==> flow/design.v <==
module converter (
    input wire [15:0] fixed_in,     
    output reg [15:0] float_out     
);
    reg sign;                       
    reg [4:0] exponent;             
    reg [10:0] mantissa;            
    reg [15:0] magnitude;           
    reg [4:0] leading_one;          
    always @(*) begin
        sign = fixed_in[15];                        
        magnitude = sign ? (~fixed_in + 1) : fixed_in;  
        casez (magnitude)
            16'b1???????????????: leading_one = 5'd15;
            16'b01??????????????: leading_one = 5'd14;
            16'b001?????????????: leading_one = 5'd13;
            16'b0001????????????: leading_one = 5'd12;
            16'b00001???????????: leading_one = 5'd11;
            16'b000001??????????: leading_one = 5'd10;
            16'b0000001?????????: leading_one = 5'd9;
            16'b00000001????????: leading_one = 5'd8;
            16'b000000001???????: leading_one = 5'd7;
            16'b0000000001??????: leading_one = 5'd6;
            16'b00000000001?????: leading_one = 5'd5;
            16'b000000000001????: leading_one = 5'd4;
            16'b0000000000001???: leading_one = 5'd3;
            16'b00000000000001??: leading_one = 5'd2;
            16'b000000000000001?: leading_one = 5'd1;
            16'b0000000000000001: leading_one = 5'd0;
            default: leading_one = 5'd0;
        endcase
        if (magnitude == 16'b0) begin
            exponent = 5'd0;     
            mantissa = 10'd0;
        end else begin
            exponent = 5'd15 + leading_one;  
            mantissa = (magnitude << (15 - leading_one)) >> 5; 
        end
        float_out = {sign, exponent, mantissa[9:0]};
    end
endmodule
`timescale 1ns / 1ps
module fifo #(
    parameter DATA_WIDTH = 8,
    parameter FIFO_DEPTH = 16
) (
    input wire clk,               
    input wire write_reset,      
    input wire write_enable,
    input wire [DATA_WIDTH-1:0] write_data,
    input wire fast_clk,          
    input wire read_reset,
    input wire read_enable,
    output reg [DATA_WIDTH-1:0] read_data,
    output reg empty_flag,
    output reg full_flag
);
    localparam POINTER_WIDTH = $clog2(FIFO_DEPTH);
    reg [DATA_WIDTH-1:0] memory[FIFO_DEPTH-1:0];
    reg [POINTER_WIDTH:0] write_pointer;
    reg [POINTER_WIDTH:0] write_pointer_gray;
    reg [POINTER_WIDTH:0] read_pointer_gray_sync_w;
    reg [POINTER_WIDTH:0] read_pointer;
    reg [POINTER_WIDTH:0] read_pointer_gray;
    reg [POINTER_WIDTH:0] write_pointer_gray_sync_r;
    always @(posedge clk or posedge write_reset) begin
        if (write_reset) begin
            write_pointer <= 0;
            write_pointer_gray <= 0;
        end else if (write_enable && !full_flag) begin
            memory[write_pointer[POINTER_WIDTH-1:0]] <= write_data;
            write_pointer <= write_pointer + 1;
            write_pointer_gray <= (write_pointer + 1) ^ ((write_pointer + 1) >> 1);  
        end
    end
    always @(posedge fast_clk or posedge read_reset) begin
        if (read_reset) begin
            read_pointer <= 0;
            read_pointer_gray <= 0;
        end else if (read_enable && !empty_flag) begin
            read_data <= memory[read_pointer[POINTER_WIDTH-1:0]];
            read_pointer <= read_pointer + 1;
            read_pointer_gray <= (read_pointer + 1) ^ ((read_pointer + 1) >> 1);  
        end
    end
    always @(posedge clk) begin
        read_pointer_gray_sync_w <= read_pointer_gray;  
    end
    always @(posedge fast_clk) begin
        write_pointer_gray_sync_r <= write_pointer_gray;  
    end
    always @(*) begin
        empty_flag = (read_pointer_gray == write_pointer_gray_sync_r);
        full_flag = (write_pointer_gray == {~read_pointer_gray_sync_w[POINTER_WIDTH:POINTER_WIDTH-1], read_pointer_gray_sync_w[POINTER_WIDTH-2:0]});
    end
endmodule
module imem (
    input wire clk,                        
    input wire rst,                        
    input wire shift_enable,               
    input wire [15:0] new_value,           
    output reg [1023:0] data_out           
);
    reg [15:0] memory [0:63];
    integer i;
    always @(posedge clk or posedge rst) begin
        if (rst) begin
            for (i = 0; i < 64; i = i + 1) begin
                memory[i] <= 16'b0;
            end
        end else if (shift_enable) begin
            for (i = 63; i > 0; i = i - 1) begin
                memory[i] <= memory[i-1];
            end
            memory[0] <= new_value;
        end
    end
    always @(posedge clk or posedge rst) begin
        if (rst) begin
            data_out <= 1024'b0;
        end else begin
            for (i = 0; i < 64; i = i + 1) begin
                data_out[(i*16) +: 16] <= memory[i];
            end
        end
    end
endmodule
module multiplier (
	input wire [15:0] a,
	input wire [15:0] b,
	output reg [31:0] product
);
	always @(*) begin
    	product = a * b;   
	end
endmodule
module alu_mac (
	input wire clk,
	input wire reset,
	input wire [1023:0] d,    	 
	input wire [1023:0] cmem, 	 
	output reg [31:0] out,    	 
	output reg done           	 
);
	reg [5:0] tap_index;      	 
	reg [31:0] sum;           	 
	wire [31:0] product;      	 
	wire [15:0] d_element;    	 
	wire [15:0] cmem_element; 	 
	assign d_element = d[(tap_index * 16) +: 16];
	assign cmem_element = cmem[(tap_index * 16) +: 16];
	multiplier mult_inst (
    	.a(d_element),
    	.b(cmem_element),
    	.product(product)
	);
	always @(posedge clk or posedge reset) begin
    	if (reset) begin
        	sum <= 32'b0;            
        	tap_index <= 6'b0;      
        	out <= 32'b0;           
        	done <= 1'b0;           
    	end else begin
        	if (tap_index < 63) begin
            	sum <= sum + product;   
            	tap_index <= tap_index + 1;  
            	done <= 1'b0;          
        	end else begin
            	sum <= sum + product;   
            	out <= sum;             
            	tap_index <= 6'b0;      
            	sum <= 32'b0;           
            	done <= 1'b1;           
        	end
    	end
	end
endmodule
module control (
    input wire clk,                  
    input wire fast_clk,             
    input wire reset,                
    input wire fifo_full,            
    input wire fifo_empty,           
    input wire mac_done,             
    output reg write_enable,         
    output reg read_enable,          
    output reg shift_enable,         
    output reg start_mac,            
    output reg done                  
);
    reg reset_sync1_clk, reset_sync2_clk;
    always @(posedge clk) begin
        reset_sync1_clk <= reset;
        reset_sync2_clk <= reset_sync1_clk;
    end
    wire synced_reset_clk = reset_sync2_clk;
    reg reset_sync1_fast, reset_sync2_fast;
    always @(posedge fast_clk) begin
        reset_sync1_fast <= reset;
        reset_sync2_fast <= reset_sync1_fast;
    end
    wire synced_reset_fast = reset_sync2_fast;
    typedef enum logic [1:0] {
        WRITE_IDLE,    
        FIFO_WRITE     
    } write_state_t;
    write_state_t write_state, next_write_state;
    typedef enum logic [2:0] {
        READ_IDLE,     
        FIFO_READ,     
        IMEM_SHIFT,    
        START_MAC,     
        WAIT_DONE      
    } read_state_t;
    read_state_t read_state, next_read_state;
    always @(posedge clk or posedge synced_reset_clk) begin
        if (synced_reset_clk) begin
            write_state <= WRITE_IDLE;
        end else begin
            write_state <= next_write_state;
        end
    end
    always @(*) begin
        case (write_state)
            WRITE_IDLE: begin
                if (!fifo_full)
                    next_write_state = FIFO_WRITE;  
                else
                    next_write_state = WRITE_IDLE;
            end
            FIFO_WRITE: begin
                if (fifo_full)
                    next_write_state = WRITE_IDLE;  
                else
                    next_write_state = FIFO_WRITE;
            end
            default: next_write_state = WRITE_IDLE;
        endcase
    end
    always @(posedge clk or posedge synced_reset_clk) begin
        if (synced_reset_clk) begin
            write_enable <= 1'b0;
        end else begin
            write_enable <= (write_state == FIFO_WRITE);
        end
    end
    always @(posedge fast_clk or posedge synced_reset_fast) begin
        if (synced_reset_fast) begin
            read_state <= READ_IDLE;
        end else begin
            read_state <= next_read_state;
        end
    end
    always @(*) begin
        case (read_state)
            READ_IDLE: begin
                if (!fifo_empty)
                    next_read_state = FIFO_READ;  
                else
                    next_read_state = READ_IDLE;
            end
            FIFO_READ: begin
                next_read_state = IMEM_SHIFT;     
            end
            IMEM_SHIFT: begin
                next_read_state = START_MAC;      
            end
            START_MAC: begin
                next_read_state = WAIT_DONE;      
            end
            WAIT_DONE: begin
                if (mac_done)
                    next_read_state = READ_IDLE;  
                else
                    next_read_state = WAIT_DONE;
            end
            default: next_read_state = READ_IDLE;
        endcase
    end
    always @(posedge fast_clk or posedge synced_reset_fast) begin
        if (synced_reset_fast) begin
            read_enable <= 1'b0;
            shift_enable <= 1'b0;
            start_mac <= 1'b0;
            done <= 1'b0;
        end else begin
            read_enable <= (read_state == FIFO_READ);
            shift_enable <= (read_state == IMEM_SHIFT);
            start_mac <= (read_state == START_MAC);
            done <= (read_state == WAIT_DONE && mac_done);
        end
    end
endmodule
module datapath (
    input wire clk,                   
    input wire fast_clk,              
    input wire reset,                 
    input wire write_enable,          
    input wire read_enable,           
    input wire shift_enable,          
    input wire cen,                   
    input wire wen,                   
    input wire [5:0] addr,            
    input wire [15:0] input_data,     
    input wire [1023:0] cmem_data_in,  
    output wire [31:0] result,        
    output wire fifo_empty,           
    output wire fifo_full,            
    output wire done                  
);
    wire [15:0] fifo_out;             
    wire [15:0] float_data;           
    wire [1023:0] imem_data;          
    wire [1023:0] cmem_flat_data;     
    wire [31:0] alu_out;              
    wire mac_done;                    
    fifo #(
        .DATA_WIDTH(16),
        .FIFO_DEPTH(64)
    ) fifo_inst (
        .clk(clk),
        .write_reset(reset),
        .write_enable(write_enable),
        .write_data(input_data),
        .fast_clk(fast_clk),
        .read_reset(reset),
        .read_enable(read_enable),
        .read_data(fifo_out),
        .empty_flag(fifo_empty),
        .full_flag(fifo_full)
    );
    converter converter_inst (
        .fixed_in(fifo_out),        
        .float_out(float_data)      
    );
    imem imem_inst (
        .clk(clk),
        .rst(reset),
        .shift_enable(shift_enable),
        .new_value(float_data),     
        .data_out(imem_data)
    );
    assign cmem_flat_data = cmem_data_in;
    alu_mac alu_mac_inst (
        .clk(fast_clk),
        .reset(reset),
        .d(imem_data),               
        .cmem(cmem_flat_data),       
        .out(alu_out),
        .done(mac_done)
    );
    assign result = alu_out;
    assign done = mac_done;
endmodule
module top_module (
    input wire clk,                 
    input wire reset,               
    input wire [15:0] input_data,   
    input wire [1023:0] cmem_data_in,  
    output wire [31:0] result,      
    output wire done                
);
    wire write_enable;      
    wire read_enable;       
    wire shift_enable;      
    wire fifo_empty;        
    wire fifo_full;         
    wire mac_done;          
    control control_inst (
        .clk(clk),
        .fast_clk(clk),
        .reset(reset),
        .fifo_full(fifo_full),
        .fifo_empty(fifo_empty),
        .mac_done(mac_done),
        .write_enable(write_enable),
        .read_enable(read_enable),
        .shift_enable(shift_enable),
        .done(done)
    );
    datapath datapath_inst (
        .clk(clk),
        .fast_clk(clk),
        .reset(reset),
        .write_enable(write_enable),
        .read_enable(read_enable),
        .shift_enable(shift_enable),
        .input_data(input_data),
        .cmem_data_in(cmem_data_in),
        .result(result),
        .fifo_empty(fifo_empty),
        .fifo_full(fifo_full),
        .done(mac_done)
    );
endmodule
# [From RTL to reports: top_module]
# Module top_module before and after one edit of its RTL, step after step.
# "before" refers to lines of the RTL above, "after" to lines of the edited file.
# "delta" is "after" less "before", of the values as shown; "change_rel_pct" is that difference over "before", in percent.
# Operators: Yosys type, input widths -> output width; for muxes data width and select width s.
# Cell names lack the library's common part.
# The mark -- stands for no value.
[setup] top_module="top_module" clock="clk" library="sky130hd" corner="tt_025C_1v80"

# [The edit]
# The edit as a unified diff against the file above.
# The edited RTL no longer does the same as the RTL above: the edit was made by script, with no optimisation intended.
# begin of diff
@@ -71,5 +71,5 @@
             memory[write_pointer[POINTER_WIDTH-1:0]] <= write_data;
             write_pointer <= write_pointer + 1;
-            write_pointer_gray <= (write_pointer + 1) ^ ((write_pointer + 1) >> 1);  
+            write_pointer_gray <= (write_pointer + 1) ^ ((write_pointer | 1) >> 1);  
         end
     end
# end of diff

# [After elaboration]
# Source: Yosys, flattened and elaborated. Widths are those after wreduce. Registers that Yosys merges into a memory's read port (data or address) are not register bits. Print and check cells do not count. Equal cells are merged and count once.
[bits] element="ff_bits" before=3212 after=3212 delta=0 change_rel_pct=0.00
[bits] element="out_inout_bits" before=33 after=33 delta=0 change_rel_pct=0.00
[op_classes] element="reduce_and_logical" before=76 after=76 delta=0 change_rel_pct=0.00
[op_classes] element="compare" before=1 after=1 delta=0 change_rel_pct=0.00
[op_classes] element="logic" before=5 after=5 delta=0 change_rel_pct=0.00
[op_classes] element="n_mul" before=1 after=1 delta=0 change_rel_pct=0.00
[op_classes] element="n_eq" before=147 after=147 delta=0 change_rel_pct=0.00
[op_classes] element="n_shift" before=3 after=3 delta=0 change_rel_pct=0.00
[op_classes] element="muxes" before=13 after=13 delta=0 change_rel_pct=0.00
[op_classes] element="addsub" before=7 after=7 delta=0 change_rel_pct=0.00
[ops] operator="$add 7x1->8 const B" before=2 after=1 delta=-1 change_rel_pct=-50.00
[ops] operator="$xor 7x7->7" before=2 after=1 delta=-1 change_rel_pct=-50.00
[ops] operator="$add 7x1->7 const B" before=0 after=1 delta=1
[ops] operator="$xor 7x6->7" before=0 after=1 delta=1
# Operator kinds equal on both sides are left out: 54.

# [Depth]
# Longest topological path by Yosys (ltp), each cell counted once; first at word level (registers and memories cut), then after technology mapping (sequential cells cut; the memories' decode and read muxes count).
[depth] element="ltp_word" before=8 after=8 delta=0 change_rel_pct=0.00
[depth] element="abc_area" before="0" after="0"
[depth] element="mapped_depth" before=35 after=36 delta=1 change_rel_pct=2.86
[depth] element="mapped_depth_nobuf" before=29 after=32 delta=3 change_rel_pct=10.34

# [Mapped cells and area]
# Yosys stat after the flow's synthesis: flattened, memories mapped to cells. It holds for the ABC_AREA given above (unset counts as 0); a run with the other value may have another netlist.
[synth_totals] element="mapped_cells" before=7802 after=8667 delta=865 change_rel_pct=11.09
[synth_totals] element="flip_flops" before=3211 after=3210 delta=-1 change_rel_pct=-0.03
[synth_totals] element="n_buf" before=432 after=494 delta=62 change_rel_pct=14.35
[synth_totals] element="synth_area_um2" before=132185.5 after=133207.8 delta=1022.3 change_rel_pct=0.77
[types] cell_type="mux2i_1" before=30 after=387 delta=357 change_rel_pct=1190.00
[types] cell_type="mux4_2" before=657 after=304 delta=-353 change_rel_pct=-53.73
[types] cell_type="a21oi_1" before=66 after=291 delta=225 change_rel_pct=340.91
[types] cell_type="nand2_1" before=215 after=371 delta=156 change_rel_pct=72.56
[types] cell_type="o21ai_0" before=53 after=183 delta=130 change_rel_pct=245.28
[types] cell_type="o22ai_1" before=4 after=132 delta=128 change_rel_pct=3200.00
[types] cell_type="o221ai_1" before=0 after=123 delta=123
[types] cell_type="nor2_1" before=291 after=204 delta=-87 change_rel_pct=-29.90
[types] cell_type="and2_1" before=19 after=102 delta=83 change_rel_pct=436.84
[types] cell_type="mux2_2" before=1058 after=1135 delta=77 change_rel_pct=7.28
[types] cell_type="buf_2" before=19 after=89 delta=70 change_rel_pct=368.42
[types] cell_type="buf_1" before=78 after=28 delta=-50 change_rel_pct=-64.10
[types] cell_type="buf_4" before=2 after=25 delta=23 change_rel_pct=1150.00
[types] cell_type="clkbuf_1" before=330 after=349 delta=19 change_rel_pct=5.76
[types] cell_type="nor3_1" before=23 after=15 delta=-8 change_rel_pct=-34.78
[types] cell_type="or2_2" before=13 after=5 delta=-8 change_rel_pct=-61.54
[types] cell_type="nand4_1" before=69 after=76 delta=7 change_rel_pct=10.14
[types] cell_type="inv_1" before=392 after=386 delta=-6 change_rel_pct=-1.53
# Cell types equal on both sides are left out: 16.
# Not every row of either side is listed.
# The figures by module come from a second, unflattened synthesis with its own total; it is not the netlist above.
[unflattened] element="cells_unflattened" before=8286 after=8233 delta=-53 change_rel_pct=-0.64
[unflattened] element="area_unflattened_um2" before=135329.8 after=135268.5 delta=-61.3 change_rel_pct=-0.05
# Each row is one instance without its submodules.
[modules_before] mod="imem" instances=1 mod_area_um2=63611.0 cells=3187
[modules_before] mod="fifo" instances=1 mod_area_um2=41121.9 cells=2446
[modules_before] mod="alu_mac" instances=1 mod_area_um2=20189.4 cells=1436
[modules_before] mod="multiplier" instances=1 mod_area_um2=8598.2 cells=995
[modules_before] mod="converter" instances=1 mod_area_um2=1457.6 cells=201
[modules_before] mod="control" instances=1 mod_area_um2=351.6 cells=21
[modules_before] mod="datapath" instances=1 mod_area_um2=0.0 cells=0
[modules_before] mod="top_module" instances=1 mod_area_um2=0.0 cells=0
[modules_after] mod="imem" instances=1 mod_area_um2=63611.0 cells=3187
[modules_after] mod="fifo" instances=1 mod_area_um2=41060.6 cells=2393
[modules_after] mod="alu_mac" instances=1 mod_area_um2=20189.4 cells=1436
[modules_after] mod="multiplier" instances=1 mod_area_um2=8598.2 cells=995
[modules_after] mod="converter" instances=1 mod_area_um2=1457.6 cells=201
[modules_after] mod="control" instances=1 mod_area_um2=351.6 cells=21
[modules_after] mod="datapath" instances=1 mod_area_um2=0.0 cells=0
[modules_after] mod="top_module" instances=1 mod_area_um2=0.0 cells=0

# [Worst setup path after synthesis]
# Path of least setup slack by OpenSTA after synthesis, without wires, with an ideal clock, recovery checks aside; 20% of the period is set as input and as output delay. Where synthesis merged equal registers, the netlist keeps one of their names.
[synth_timing] element="path_type" before="input-to-reg" after="input-to-reg"
[synth_timing] element="start" before="input reset" after="input reset"
[synth_timing] element="end" before="register datapath_inst.fifo_inst.memory[31][0]" after="register datapath_inst.fifo_inst.memory[0][0]"
[synth_timing] element="delay_ns" before=52.183 after=50.137 delta=-2.046 change_rel_pct=-3.92
[synth_timing] element="period_ns" before=12.0 after=12.0 delta=0.0 change_rel_pct=0.00
[synth_timing] element="stages" before=3 after=4 delta=1 change_rel_pct=33.33
[synth_timing] element="setup_slack_ns" before=-42.583 after=-40.537 delta=2.046
[synth_timing] element="in_delay_ns" before=2.400 after=2.400 delta=0.000 change_rel_pct=0.00
[synth_timing] element="arrival_ns" before=54.163 after=52.149 delta=-2.014 change_rel_pct=-3.72
[synth_timing] element="launch_ns" before=2.400 after=2.400 delta=0.000 change_rel_pct=0.00
[synth_timing] element="path_buffers" before=0 after=0 delta=0
[synth_timing] element="setup_time_ns" before=0.420 after=0.388 delta=-0.032
[synth_timing] element="period_less_setup_slack_ns" before=54.583 after=52.537 delta=-2.046 change_rel_pct=-3.75
# "delay_ns" is the arrival time less input delay plus setup time.
# "stages" counts driving pins, that of a launching flip-flop among them; a cell with two outputs on the path counts twice.
# "period_less_setup_slack_ns" is the clock period less the worst setup slack; recovery checks do not enter. This is arithmetic on one report: input and output delays are still those of the set period (20% each).
# The rows between start and end are the longest chain of elaborated cells between them; the timing report does not say that the signal goes this way. Where chains are equally long, one stands for them.
# Each line given opens the expression or statement behind the cell; cells for indexed reads and writes are added by Yosys, which also makes memories of some case tables.
# Lines with a computed index may be missing from the assigning lines.
[synth_via_before] path_cell_list="inv_1 nand2_1 nor2_1" elab_chain_len=2
[synth_rtl_before] element="from (decl)" line=357 rtl="input wire reset,"
[synth_rtl_before] element="$not 1->1"
[synth_rtl_before] element="$reduce_and 3->1"
[synth_rtl_before] element="to (decl)" line=59 rtl="reg [DATA_WIDTH-1:0] memory[FIFO_DEPTH-1:0];"
[synth_via_after] path_cell_list="inv_1 nand2_1 or4_1 nor2_1" elab_chain_len=2
[synth_rtl_after] element="from (decl)" line=357 rtl="input wire reset,"
[synth_rtl_after] element="$not 1->1"
[synth_rtl_after] element="$reduce_and 3->1"
[synth_rtl_after] element="to (decl)" line=59 rtl="reg [DATA_WIDTH-1:0] memory[FIFO_DEPTH-1:0];"

# [Timing after layout]
# From the final timing report of each run of set A: the path of least setup slack in the routed layout; clock arrival at registers is part of the times.
[layout_timing] element="path_type" before="reg-to-reg" after="reg-to-reg"
[layout_timing] element="start" before="register datapath_inst.alu_mac_inst.tap_index[0]" after="register datapath_inst.alu_mac_inst.tap_index[1]"
[layout_timing] element="end" before="register datapath_inst.alu_mac_inst.sum[30]" after="register datapath_inst.alu_mac_inst.sum[31]"
[layout_timing] element="path_buffers" before=5 after=2 delta=-3 change_rel_pct=-60.00
[layout_timing] element="launch_ns" before=0.86 after=0.88 delta=0.02 change_rel_pct=2.33
[layout_timing] element="stages" before=30 after=29 delta=-1 change_rel_pct=-3.33
[layout_timing] element="setup_time_ns" before=0.11 after=0.13 delta=0.02
[layout_timing] element="setup_slack_ns" before=0.88 after=1.11 delta=0.23
[layout_timing] element="arrival_ns" before=10.58 after=10.36 delta=-0.22 change_rel_pct=-2.08
[layout_timing] element="period_ns" before=10.7 after=10.7 delta=0.0 change_rel_pct=0.00
# The rows between start and end are the longest chain of elaborated cells between them; the timing report does not say that the signal goes this way. Where chains are equally long, one stands for them.
# At most two assigning lines are given for a register; there are more.
[layout_via_before] path_cell_list="dfrtp_4 buf_12 buf_12 mux4_2 mux4_2 mux2_2 o21ai_2 buf_4 nor2_1 fa_1 inv_1 fa_1 fa_1 inv_1 fa_1 fa_1 inv_1 fa_1 inv_1 ha_1 nand4_1 o41ai_1 o2111ai_1 buf_4 a311oi_1 buf_4 o211ai_1 a21oi_1 o21ai_0 and3b_1" elab_chain_len=4
[layout_rtl_before] element="from (decl)" line=145 rtl="reg [5:0] tap_index;"
[layout_rtl_before] element="from (assign)" line=160 rtl="tap_index <= 6'b0;"
[layout_rtl_before] element="from (assign)" line=166 rtl="tap_index <= tap_index + 1;"
[layout_rtl_before] element="$shiftx 1024x11->16" line=150 rtl="assign d_element = d[(tap_index * 16) +: 16];"
[layout_rtl_before] element="$mul 16x16->32" line=134
[layout_rtl_before] element="$add 32x32->32" line=165
[layout_rtl_before] element="$mux 32" line=164 rtl="if (tap_index < 63) begin"
[layout_rtl_before] element="to (assign)" line=165
[layout_rtl_before] element="to (assign)" line=169
[layout_rtl_before] element="to (decl)" line=146 rtl="reg [31:0] sum;"
[layout_via_after] path_cell_list="dfrtp_4 nand2b_4 buf_12 o21ai_0 o22ai_1 a21oi_1 mux4_2 buf_4 nand2_1 fa_1 inv_1 fa_1 ha_1 fa_1 inv_1 fa_1 fa_1 inv_1 ha_1 or3_1 o21ai_0 inv_1 a31oi_1 o21ai_0 a221o_1 a41oi_1 a21oi_1 xnor2_1 nor2_1" elab_chain_len=4
[layout_rtl_after] element="from (decl)" line=145 rtl="reg [5:0] tap_index;"
[layout_rtl_after] element="from (assign)" line=160 rtl="tap_index <= 6'b0;"
[layout_rtl_after] element="from (assign)" line=166 rtl="tap_index <= tap_index + 1;"
[layout_rtl_after] element="$shiftx 1024x11->16" line=150 rtl="assign d_element = d[(tap_index * 16) +: 16];"
[layout_rtl_after] element="$mul 16x16->32" line=134
[layout_rtl_after] element="$add 32x32->32" line=165
[layout_rtl_after] element="$mux 32" line=164 rtl="if (tap_index < 63) begin"
[layout_rtl_after] element="to (assign)" line=165
[layout_rtl_after] element="to (assign)" line=169
[layout_rtl_after] element="to (decl)" line=146 rtl="reg [31:0] sum;"

# [Layout results]
# Both versions went through the flow (Yosys, OpenROAD) with the same settings in each pair. Constraints: input delay and output delay 20% of the set period each, output load 0.01 pF.
[flow_settings_set_A] CORE_UTILIZATION=40 PLACE_DENSITY=0.6 period_ns=10.7 CAP_MARGIN=20 CORE_MARGIN=2 SLEW_MARGIN=20
[measured_set_A] element="post_route_util_pct" before=49.0 after=49.1 delta=0.1
[measured_set_A] element="setupTns_ns" before=0.000 after=0.000 delta=0.000
[measured_set_A] element="setup_worst_slack_ns" before=0.884 after=1.107 delta=0.223
[measured_set_A] element="synth_chip_area_um2" before=132185.5 after=133207.8 delta=1022.3 change_rel_pct=0.77
[measured_set_A] element="die_footprint_um2" before=335079.0 after=337654.0 delta=2575.0 change_rel_pct=0.77
[flow_settings_set_B] CORE_ASPECT_RATIO=1.57 CORE_MARGIN=3 CORE_UTILIZATION=59 PLACE_DENSITY=0.75 period_ns=6.97 CAP_MARGIN=20 SLEW_MARGIN=20
[measured_set_B] element="post_route_util_pct" before=73.2 after=74.8 delta=1.6
[measured_set_B] element="setupTns_ns" before=-24.953 after=-22.730 delta=2.223
[measured_set_B] element="setup_worst_slack_ns" before=-1.670 after=-1.441 delta=0.229
[measured_set_B] element="synth_chip_area_um2" before=132185.5 after=133207.8 delta=1022.3 change_rel_pct=0.77
[measured_set_B] element="die_footprint_um2" before=229905.0 after=231657.0 delta=1752.0 change_rel_pct=0.76
